==> flow/design.v <==
module  CONV(
	input		clk,
	input		reset,
	output	reg	busy,	
	input		ready,	
	output	reg [11:0]	iaddr,
	input	signed [19:0] idata,	
	output	 reg cwr,
	output	 reg [11:0]	caddr_wr,
	output	 reg [19:0]	cdata_wr,
	output	 reg	crd,
	output	 reg [11:0]	caddr_rd,
	input	 [19:0]	cdata_rd,
	output reg 	[2:0] 	csel
	);
	reg [11:0] image_addr;
	reg [11:0] L1_image_addr;
	reg [9:0] L1_write_addr;
	wire [11:0] L1_image_addr1;
	wire [11:0] L1_image_addr2;
	wire [11:0] L1_image_addr3;
	wire [11:0] image_addr1;
	wire [11:0] image_addr2;
	wire [11:0] image_addr3;
	wire [11:0] image_addr4;
	wire [11:0] image_addr5;
	wire [11:0] image_addr6;
	wire [11:0] image_addr7;
	wire [11:0] image_addr8;
	reg [2:0] state , next_state;
	reg [3:0] kernel_count;
	reg signed	[19:0] ker;
	reg signed [19:0] cdata_max;
	reg signed [39:0] gray_data;
	reg signed [39:0] L0_conv_data;
	wire signed [39:0] L0_round_data;
	wire signed [19:0] L0_relu_data;
	wire zero_padding;
	parameter  INIT = 3'b000 ;
	parameter  L0_READ = 3'b001 ;
	parameter  RELU = 3'b010 ;
	parameter  L0_WRITE = 3'b011 ;
	parameter  L1_INIT = 3'b100 ;
	parameter  L1_READ = 3'b101 ;
	parameter  L1_WRITE = 3'b110 ;
	parameter  FINISH = 3'b111 ;
always @(posedge clk or posedge reset) begin
	if (reset) begin
		state <= INIT;
	end
	else begin
		state <= next_state;
	end
end
always@(*)begin
    case (state)
        INIT:begin
			if(ready) next_state =  L0_READ;
            else next_state = INIT;
		end 
        L0_READ :begin
			if(kernel_count == 4'd10) next_state = RELU;
			else next_state = L0_READ;
		end 
		RELU :begin
			next_state = L0_WRITE;
		end 
		L0_WRITE: begin
			if(image_addr == 12'd4095) next_state = L1_INIT;
			else next_state = L0_READ;
		end
		L1_INIT: begin
			 next_state = L1_READ;
		end
		L1_READ: begin
			 if(kernel_count ==  4'd6) next_state = L1_WRITE;
			 else next_state = L1_READ;
		end
		L1_WRITE: begin
			 if(L1_write_addr == 10'd1023) next_state = FINISH;
			 else next_state = L1_READ;
		end
		FINISH: begin
			 next_state = FINISH;
		end
        default: begin
			next_state = FINISH;
		end
    endcase
end
always @(*) begin
    case (state)
        INIT: begin
                busy = 0;
				cwr =  0;
				csel = 3'b000;
				crd = 0;
        end 
        L0_READ: begin
                busy = 1;
				cwr =  0;
				csel = 3'b000;
				crd = 0; 
        end
		RELU: begin
				busy = 1;
				cwr =  0;
				csel = 3'b000;
				crd = 0;
		end
		L0_WRITE: begin
				busy = 1;
				cwr =  1;
				csel = 3'b001;
				crd = 0;
		end
		L1_INIT:begin
				busy = 1;
				cwr =  0;
				csel = 3'b000;
				crd = 0;
		end
		L1_READ:begin
				busy = 1;
				cwr =  0;
				csel = 3'b001;
				crd =  1;
		end
		L1_WRITE:begin
				busy = 1;
				cwr =  1;
				csel = 3'b011;
				crd =  0;
		end
        FINISH: begin
                busy = 0;
				cwr =  0;
				csel = 3'b000;
				crd = 0;
        end
        default: begin
                busy = 0;
				cwr =  0;
				csel = 3'b000;
				crd = 0;
		end
    endcase
end
always @(posedge clk) begin
	if(state == INIT) begin
		image_addr <= 12'b0;
	end
	else if(state == L0_WRITE ) begin
		image_addr <= image_addr + 1;
	end
end
assign image_addr1 = image_addr-12'b000001000001;
assign image_addr2 = image_addr1+12'b000000000001;
assign image_addr3 = image_addr2+12'b000000000001;
assign image_addr4 = image_addr-12'b000000000001;
assign image_addr5 = image_addr+12'b000000000001;
assign image_addr6 = image_addr+12'b000000111111;
assign image_addr7 = image_addr6+12'b000000000001;
assign image_addr8 = image_addr7+12'b000000000001;
always @(posedge clk ) begin
	case (kernel_count)
		4'd0: 	iaddr <= image_addr;
		4'd1: 	iaddr <= image_addr1;
		4'd2: 	iaddr <= image_addr2;
		4'd3:	iaddr <= image_addr3;
		4'd4:	iaddr <= image_addr4;
		4'd5:	iaddr <= image_addr5;
		4'd6:	iaddr <= image_addr6;
		4'd7:	iaddr <= image_addr7;
		4'd8:	iaddr <= image_addr8;
		default: begin
		end
	endcase
end
assign zero_padding = 	 ((image_addr[11:6] == 6'b000000) && (kernel_count==4'd2||kernel_count==4'd3||kernel_count==4'd4))
						||((image_addr[11:6] == 6'b111111) && (kernel_count==4'd7||kernel_count==4'd8||kernel_count==4'd9))
						||((image_addr[5:0] == 6'b000000) && (kernel_count==4'd2||kernel_count==4'd5||kernel_count==4'd7))
						||((image_addr[5:0]	== 6'b111111) && (kernel_count==4'd4||kernel_count==4'd6||kernel_count==4'd9));
always@(*) begin
	if(reset) begin
		ker = 20'HF8F71;
	end
	else begin
		case (kernel_count)
			4'd1:	ker = 20'HF8F71;
			4'd2:	ker = 20'H0A89E;
			4'd3:	ker = 20'H092D5;
			4'd4:	ker = 20'H06D43;
			4'd5:	ker = 20'H01004;
			4'd6:	ker = 20'HF6E54;
			4'd7:	ker = 20'HFA6D7;
			4'd8:	ker = 20'HFC834;
			4'd9:	ker = 20'HFAC19;
			default:ker = 20'H00000;
		endcase
	end
end
always @(posedge clk) begin
	if(state == INIT) begin
		gray_data <= 20'sb0;
	end
	else if(state == L0_READ ) begin
		case (kernel_count)
			4'd1: 	gray_data  <= (zero_padding)?20'sb0:idata*ker;
			4'd2: 	gray_data  <= (zero_padding)?20'sb0:idata*ker;
			4'd3:	gray_data  <= (zero_padding)?20'sb0:idata*ker;
			4'd4:	gray_data  <= (zero_padding)?20'sb0:idata*ker;
			4'd5:	gray_data  <= (zero_padding)?20'sb0:idata*ker;
			4'd6:	gray_data  <= (zero_padding)?20'sb0:idata*ker;
			4'd7:	gray_data  <= (zero_padding)?20'sb0:idata*ker;
			4'd8:	gray_data  <= (zero_padding)?20'sb0:idata*ker; 
			4'd9: 	gray_data  <= (zero_padding)?20'sb0:idata*ker;
			default: begin
				gray_data  <= 20'sb0;
			end
		endcase
	end
end
always @(posedge clk) begin
	if(state == INIT || state == RELU || state == L1_WRITE) begin
		kernel_count <= 4'b0;
	end
	else if(state == L0_READ ) begin
		kernel_count <= kernel_count + 1;
	end
	else if (state == L1_READ)begin
		kernel_count <= kernel_count + 1;
	end
end
always@(posedge clk or posedge reset) 
begin
	if(reset) begin
		L0_conv_data <= 0;
    end else if (state == L0_WRITE) begin 
        L0_conv_data <= 0;       
    end else begin 
        L0_conv_data <= L0_conv_data + gray_data;
    end
end
assign L0_round_data = (state == RELU && L0_conv_data[15] ) ? 
						(L0_conv_data+40'h0013110000):(L0_conv_data+40'h0013100000);
assign L0_relu_data =  (L0_round_data>0) ? L0_round_data[35:16] :20'b0; 
always @(posedge clk or posedge reset) begin
	if(reset)begin
		cdata_wr <= 0;
	end
	else begin
		case (state)
			INIT:		cdata_wr <= 0;
			L0_READ:	cdata_wr <= 0;
			RELU:		cdata_wr <= L0_relu_data;
			L0_WRITE:	cdata_wr <= cdata_wr;
			L1_INIT:	cdata_wr <= 0;
			L1_READ:	cdata_wr <= (kernel_count == 4'd6)?cdata_max:0;
			L1_WRITE:	cdata_wr <= 0;
			FINISH: 	cdata_wr <= 0;
			default: 	cdata_wr <= 0;
		endcase
	end
end
always @(posedge clk or posedge reset) begin
	if(reset)begin
		caddr_wr <= 0;
	end
	else begin
		case (state)
			INIT:		caddr_wr <= image_addr;
			L0_READ:	caddr_wr <= image_addr;
			RELU:		caddr_wr <= image_addr;
			L0_WRITE:	caddr_wr <= image_addr;
			L1_INIT:	caddr_wr <= L1_write_addr;
			L1_READ:	caddr_wr <= L1_write_addr;
			L1_WRITE:	caddr_wr <= L1_write_addr;
			FINISH: 	caddr_wr <= 0;
			default: 	begin
			end
		endcase
	end
end
always @(posedge clk or posedge reset) begin
	if (reset) begin
		L1_image_addr <=12'b0; 
	end
	else if(state == L1_WRITE) begin
		if(L1_image_addr[5:0] == 6'b111110)
			L1_image_addr <= L1_image_addr +12'b000001000010;
		else 
			L1_image_addr <= L1_image_addr +12'b000000000010;	
	end
end
assign L1_image_addr1 = L1_image_addr + 12'd1;
assign L1_image_addr2 = L1_image_addr + 12'd64;
assign L1_image_addr3 = L1_image_addr + 12'd65;
always @(posedge clk or posedge reset) begin
	if (reset) begin
		L1_write_addr <= 10'b0;
	end
	else if (state == L1_WRITE)begin
		L1_write_addr <= L1_write_addr +1;
	end
end
always@(posedge clk or posedge reset) begin
	if(reset) begin
		caddr_rd <= 12'b0;
	end
	else if (state == L1_READ)begin
		case (kernel_count)
			4'd1:	caddr_rd  <= L1_image_addr;
			4'd2:	caddr_rd  <= L1_image_addr1;
			4'd3:	caddr_rd  <= L1_image_addr2;
			4'd4:	caddr_rd  <= L1_image_addr3;
			default: caddr_rd <=  12'b0;
		endcase
	end
end
always@(posedge clk or posedge reset)begin
	if(reset) begin
		cdata_max <= 20'b0;
	end
	else if(state == L1_READ)begin
		case (kernel_count)
			4'd0:  	cdata_max  <= 20'b0;
			4'd1:  	cdata_max  <= 20'b0;
			4'd2:	cdata_max  <= (cdata_max >= cdata_rd)?cdata_max:cdata_rd;
			4'd3:	cdata_max  <= (cdata_max >= cdata_rd)?cdata_max:cdata_rd;
			4'd4:	cdata_max  <= (cdata_max >= cdata_rd)?cdata_max:cdata_rd;
			4'd5:	cdata_max  <= (cdata_max >= cdata_rd)?cdata_max:cdata_rd;
			default: begin
			end
		endcase
	end
end
endmodule
# Step by step through the tools: CONV

What the tools print for CONV, step after step.
Line numbers count from 1 in the design file above.
Operators: Yosys type, input widths -> output width; for muxes data width and select width s.
Cell names lack the library's common part.
The mark - stands for no value.

Top: CONV
Clock: clk
Standard-cell library: sky130hd
Timing corner: tt_025C_1v80

# Word-level counts

Yosys after proc, flatten, opt, wreduce and memory -nomap, before mapping. Print and check cells are not counted.
Yosys's memory passes give these memory sizes; they may raise the number of words (mostly to a power of two), join words into wider ones and drop unused or constant bits.

Bits in writable memories: 0
Clocked read ports x word width: 20
Memories: 2
Bits in read-only memories: 360
Bits in latches: 0
Flip-flop bits (word level): 197
Output and inout bits: 62

Memory list:

| name            | words | bits a word | read ports | write ports | RTL line | source |
| (no name shown) | 16    | 20          | 1          | 0           | 189      | `case (kernel_count)` |
| (no name shown) | 8     | 5           | 1          | 0           | 92       | `case (state)` |

Div/mod/pow operators: 0
Order comparisons: 2
Reduce/logical cells: 32
Add/sub/neg operators: 19
Bitwise logic cells: 0
Shifts and indexed selects: 0
Multiplexer cells: 24
Multipliers: 1
Equality and inequality tests: 23

Operators with widths:

| operator               | count |
| $mul 20x20->40         | 1 |
| $mux 40                | 4 |
| $pmux 12 s9            | 1 |
| $add 12x1->12 const B  | 7 |
| $add 40x29->40 const B | 2 |
| $mux 20                | 4 |
| $pmux 20 s3            | 1 |
| $pmux 12 s4            | 1 |
| $gt 40x1->1 const B    | 1 |
| $add 40x40->40         | 1 |
| $pmux 20 s2            | 1 |
| $add 12x7->12 const B  | 3 |
| $pmux 12 s3            | 1 |
| $pmux 3 s8             | 1 |
| $ge 20x20->1           | 1 |
| $eq 6x6->1 const B     | 3 |
| $eq 4x3->1 const B     | 4 |
| $mux 4                 | 4 |
| $logic_or 1x1->1       | 13 |
| $sub 12x1->12 const B  | 1 |
| $eq 12x12->1 const B   | 1 |
| $add 12x2->12 const B  | 1 |
| $add 12x6->12 const B  | 1 |
| $sub 12x7->12 const B  | 1 |
| $eq 3x3->1 const B     | 4 |
| $eq 4x4->1 const B     | 3 |
| $logic_not 6->1        | 2 |
| $mux 12                | 1 |

Other operator kinds: 23; their cells: 32.

# Longest topological paths

Longest topological path by Yosys (ltp), each cell counted once; first at word level (registers and memories cut), then after technology mapping (sequential cells cut; the memories' decode and read muxes count).

Depth in word-level cells: 9
ABC_AREA: 0
Depth in mapped cells: 28
Depth with buffers taken out: 26

# Mapped cells and area

Source: synth_stat.txt of the flow (Yosys; design flattened, memories mapped). It holds for the ABC_AREA given above (unset counts as 0); a run with the other value may have another netlist.
Totals and module areas in this step are rounded.

Cells by type:

| type     | count |
| fa_1     | 413 |
| dfrtp_1  | 128 |
| ha_1     | 193 |
| inv_1    | 560 |
| dfxtp_1  | 73 |
| nand2_1  | 313 |
| xnor2_1  | 100 |
| nor2_1   | 233 |
| o21ai_0  | 128 |
| and2_1   | 100 |
| a21oi_1  | 124 |
| nor2b_1  | 94 |
| xor2_1   | 61 |
| clkbuf_1 | 125 |
| edfxtp_1 | 12 |
| a22oi_1  | 46 |
| mux2i_1  | 31 |
| a21o_1   | 39 |

Other cell types: 76; their cells: 418.

Flip-flop cells: 213
Sequential area: 5020 um^2
Cell area after synthesis: 28200 um^2
Cells in the netlist: 3191

# Path before layout

Path of least setup slack by OpenSTA after synthesis, without wires, with an ideal clock, recovery checks aside; 20% of the period is set as input and as output delay. Where synthesis merged equal registers, the netlist keeps one of their names.

Path kind: input-to-reg
Start: in reset
End: reg gray_data[39]
Slack: 0.811 ns
Data required time: 9.883 ns
Launch time at the first pin: 2.000 ns
Stages: 27
Path delay: 7.189 ns
Input delay: 2.000 ns
Clock period: 10.0 ns
Data arrival time: 9.072 ns
Buffers on the path: 4
Library setup time: 0.117 ns
Synthesis period reached: 9.189 ns

"path delay" is the arrival time less input delay plus setup time.
"stages" counts driving pins, that of a launching flip-flop among them; a cell with two outputs on the path counts twice.
"synthesis period reached" is the clock period less the worst setup slack; recovery checks do not enter. This is arithmetic on one report: input and output delays are still those of the set period (20% each).
Between the ends stands the longest chain of elaborated cells between them, by number of cells; it is not shown to be the way that was timed. Of several equally long chains one is given.
Each line given opens the expression or statement behind the cell; cells for indexed reads and writes are added by Yosys, which also makes memories of some case tables.
A register here has more assigning lines than the two given.

Path through: clkbuf_1 -> clkbuf_1 -> nor2_1 -> clkbuf_1 -> nor2b_1 -> fa_1 -> inv_1 -> fa_1 -> fa_1 -> inv_1 -> fa_1 -> fa_1 -> fa_1 -> inv_1 -> fa_1 -> inv_1 -> ha_1 -> clkbuf_1 -> nand3_1 -> o211ai_1 -> or3b_2 -> a21oi_1 -> o31ai_2 -> a2111oi_2 -> o31ai_1 -> xnor2_1 -> a22o_1
Length of the longest elaborated chain: 4
Elaborated cells on any way between the ends: 4
Those cells by class: mul: 1; mux: 3

Ends and longest elaborated chain, after synthesis:

| item               | RTL line | source |
| start: declaration | 3        | `input reset,` |
| $mux 20            | 185      | `if(reset) begin` |
| $mul 20x20->40     | 217      | `4'd9: gray_data <= (zero_padding)?20'sb0:idata*ker;` |
| $mux 40            | 217      |  |
| $mux 40            | 208      | `case (kernel_count)` |
| end: assignment    | 209      | `4'd1: gray_data <= (zero_padding)?20'sb0:idata*ker;` |
| end: assignment    | 210      | `4'd2: gray_data <= (zero_padding)?20'sb0:idata*ker;` |
| end: declaration   | 34       | `reg signed [39:0] gray_data;` |

# Worst path after layout

Path of least setup slack in the final report of stored run 2 (OpenROAD, finished layout, wires in). Where an end is a register, its clock arrival counts in the times.

Path kind: input-to-reg
Start: in idata[4]
End: reg gray_data[38]
Launch time at the first pin: 2.98 ns
Data arrival time: 11.43 ns
Stages: 24
Data required time: 15.35 ns
Library setup time: 0.07 ns
Slack: 3.91 ns
Clock period: 14.9 ns
Input delay: 2.98 ns
Buffers on the path: 1

Between the ends stands the longest chain of elaborated cells between them, by number of cells; it is not shown to be the way that was timed. Of several equally long chains one is given.
A register here has more assigning lines than the two given.

Path through: clkdlybuf4s50_1 -> clkinv_1 -> nor2_1 -> fa_1 -> inv_1 -> fa_1 -> fa_1 -> fa_1 -> inv_1 -> fa_1 -> fa_1 -> inv_1 -> fa_1 -> inv_1 -> ha_1 -> o21ai_0 -> a21oi_1 -> a221o_1 -> a21oi_1 -> a211oi_1 -> o31ai_1 -> o21ai_0 -> xor2_1 -> a22o_1
Length of the longest elaborated chain: 3
Elaborated cells on any way between the ends: 3
Those cells by class: mul: 1; mux: 2

Ends and longest elaborated chain, post-layout:

| item               | RTL line | source |
| start: declaration | 7        | `input signed [19:0] idata,` |
| $mul 20x20->40     | 217      | `4'd9: gray_data <= (zero_padding)?20'sb0:idata*ker;` |
| $mux 40            | 217      |  |
| $mux 40            | 208      | `case (kernel_count)` |
| end: assignment    | 209      | `4'd1: gray_data <= (zero_padding)?20'sb0:idata*ker;` |
| end: assignment    | 210      | `4'd2: gray_data <= (zero_padding)?20'sb0:idata*ker;` |
| end: declaration   | 34       | `reg signed [39:0] gray_data;` |

==> results <==
CONV through Yosys and OpenROAD on sky130hd: 5 stored runs, unordered, with their settings and measured results. The constraints put input and output delay at 20% of the set period each and load the outputs with 0.01 pF.
"period reached" = clock period - worst setup slack. The figure is calculated, with input and output delays left at 20% of the set period.
The results are shown rounded.
Among the settings, . means not set for that run.
A result given as . is not shown for that run.

| name                                   | stored run 1 | stored run 2 | stored run 3 | stored run 4 | stored run 5 |
| ABC_AREA                               | 1            | 0            | 1            | .            | 1            |
| CELL_PAD_IN_SITES_GLOBAL_PLACEMENT     | 3            | .            | .            | 3            | .            |
| CORE_ASPECT_RATIO                      | 0.54         | .            | .            | 1.15         | .            |
| CORE_MARGIN                            | 8            | 2            | 10           | 2            | 10           |
| CORE_UTILIZATION                       | 72           | 72           | 51           | 36           | 51           |
| CTS_CLUSTER_SIZE                       | 66           | 65           | .            | 87           | .            |
| GPL_ROUTABILITY_DRIVEN                 | 0            | 1            | 1            | .            | 0            |
| MAX_ROUTING_LAYER                      | met5         | .            | met5         | met5         | met5         |
| PLACE_DENSITY_LB_ADDON                 | 0.0          | .            | 0.13         | 0.26         | 0.13         |
| SLEW_MARGIN                            | 25           | 20           | 0            | 5            | 0            |
| TNS_END_PERCENT                        | 15           | .            | .            | 10           | .            |
| period_ns                              | 6.88         | 14.9         | 10.0         | 16.1         | 10.0         |
| CAP_MARGIN                             | 20           | 25           | 30           | 20           | 35           |
| CELL_PAD_IN_SITES_DETAIL_PLACEMENT     | .            | 0            | 1            | .            | 1            |
| CTS_CLUSTER_DIAMETER                   | .            | 318          | 216          | .            | 216          |
| HOLD_SLACK_MARGIN                      | .            | 0.09         | 0.17         | .            | 0.17         |
| MIN_ROUTING_LAYER                      | .            | met1         | met2         | met2         | met2         |
| SETUP_SLACK_MARGIN                     | .            | 1.72         | 2.4          | 4.46         | 2.4          |
| GPL_TIMING_DRIVEN                      | .            | .            | 1            | .            | 0            |
| worst setup slack after layout (ns)    | .            | 3.91         | .            | 4.84         | .            |
| std-cell area (final layout) (um^2)    | .            | 29800        | .            | 31200        | .            |
| area of the synthesized netlist (um^2) | .            | 28200        | .            | 28200        | .            |
| setup total negative slack (ns)        | .            | 0.000        | .            | 0.000        | .            |
| utilization (%)                        | .            | 77.2         | .            | 40.0         | .            |
| period reached (ns)                    | .            | 10.987       | .            | 11.255       | .            |
| worst-case hold slack (ns)             | .            | 0.489        | .            | 0.461        | .            |
| die area (um^2)                        | .            | 40800        | .            | 80700        | .            |

Stored run 1: not finished: placement ended with error FLW-0024
Stored run 3: not finished: routing ended with error GRT-0232
Stored run 5: not finished: routing ended with error GRT-0116
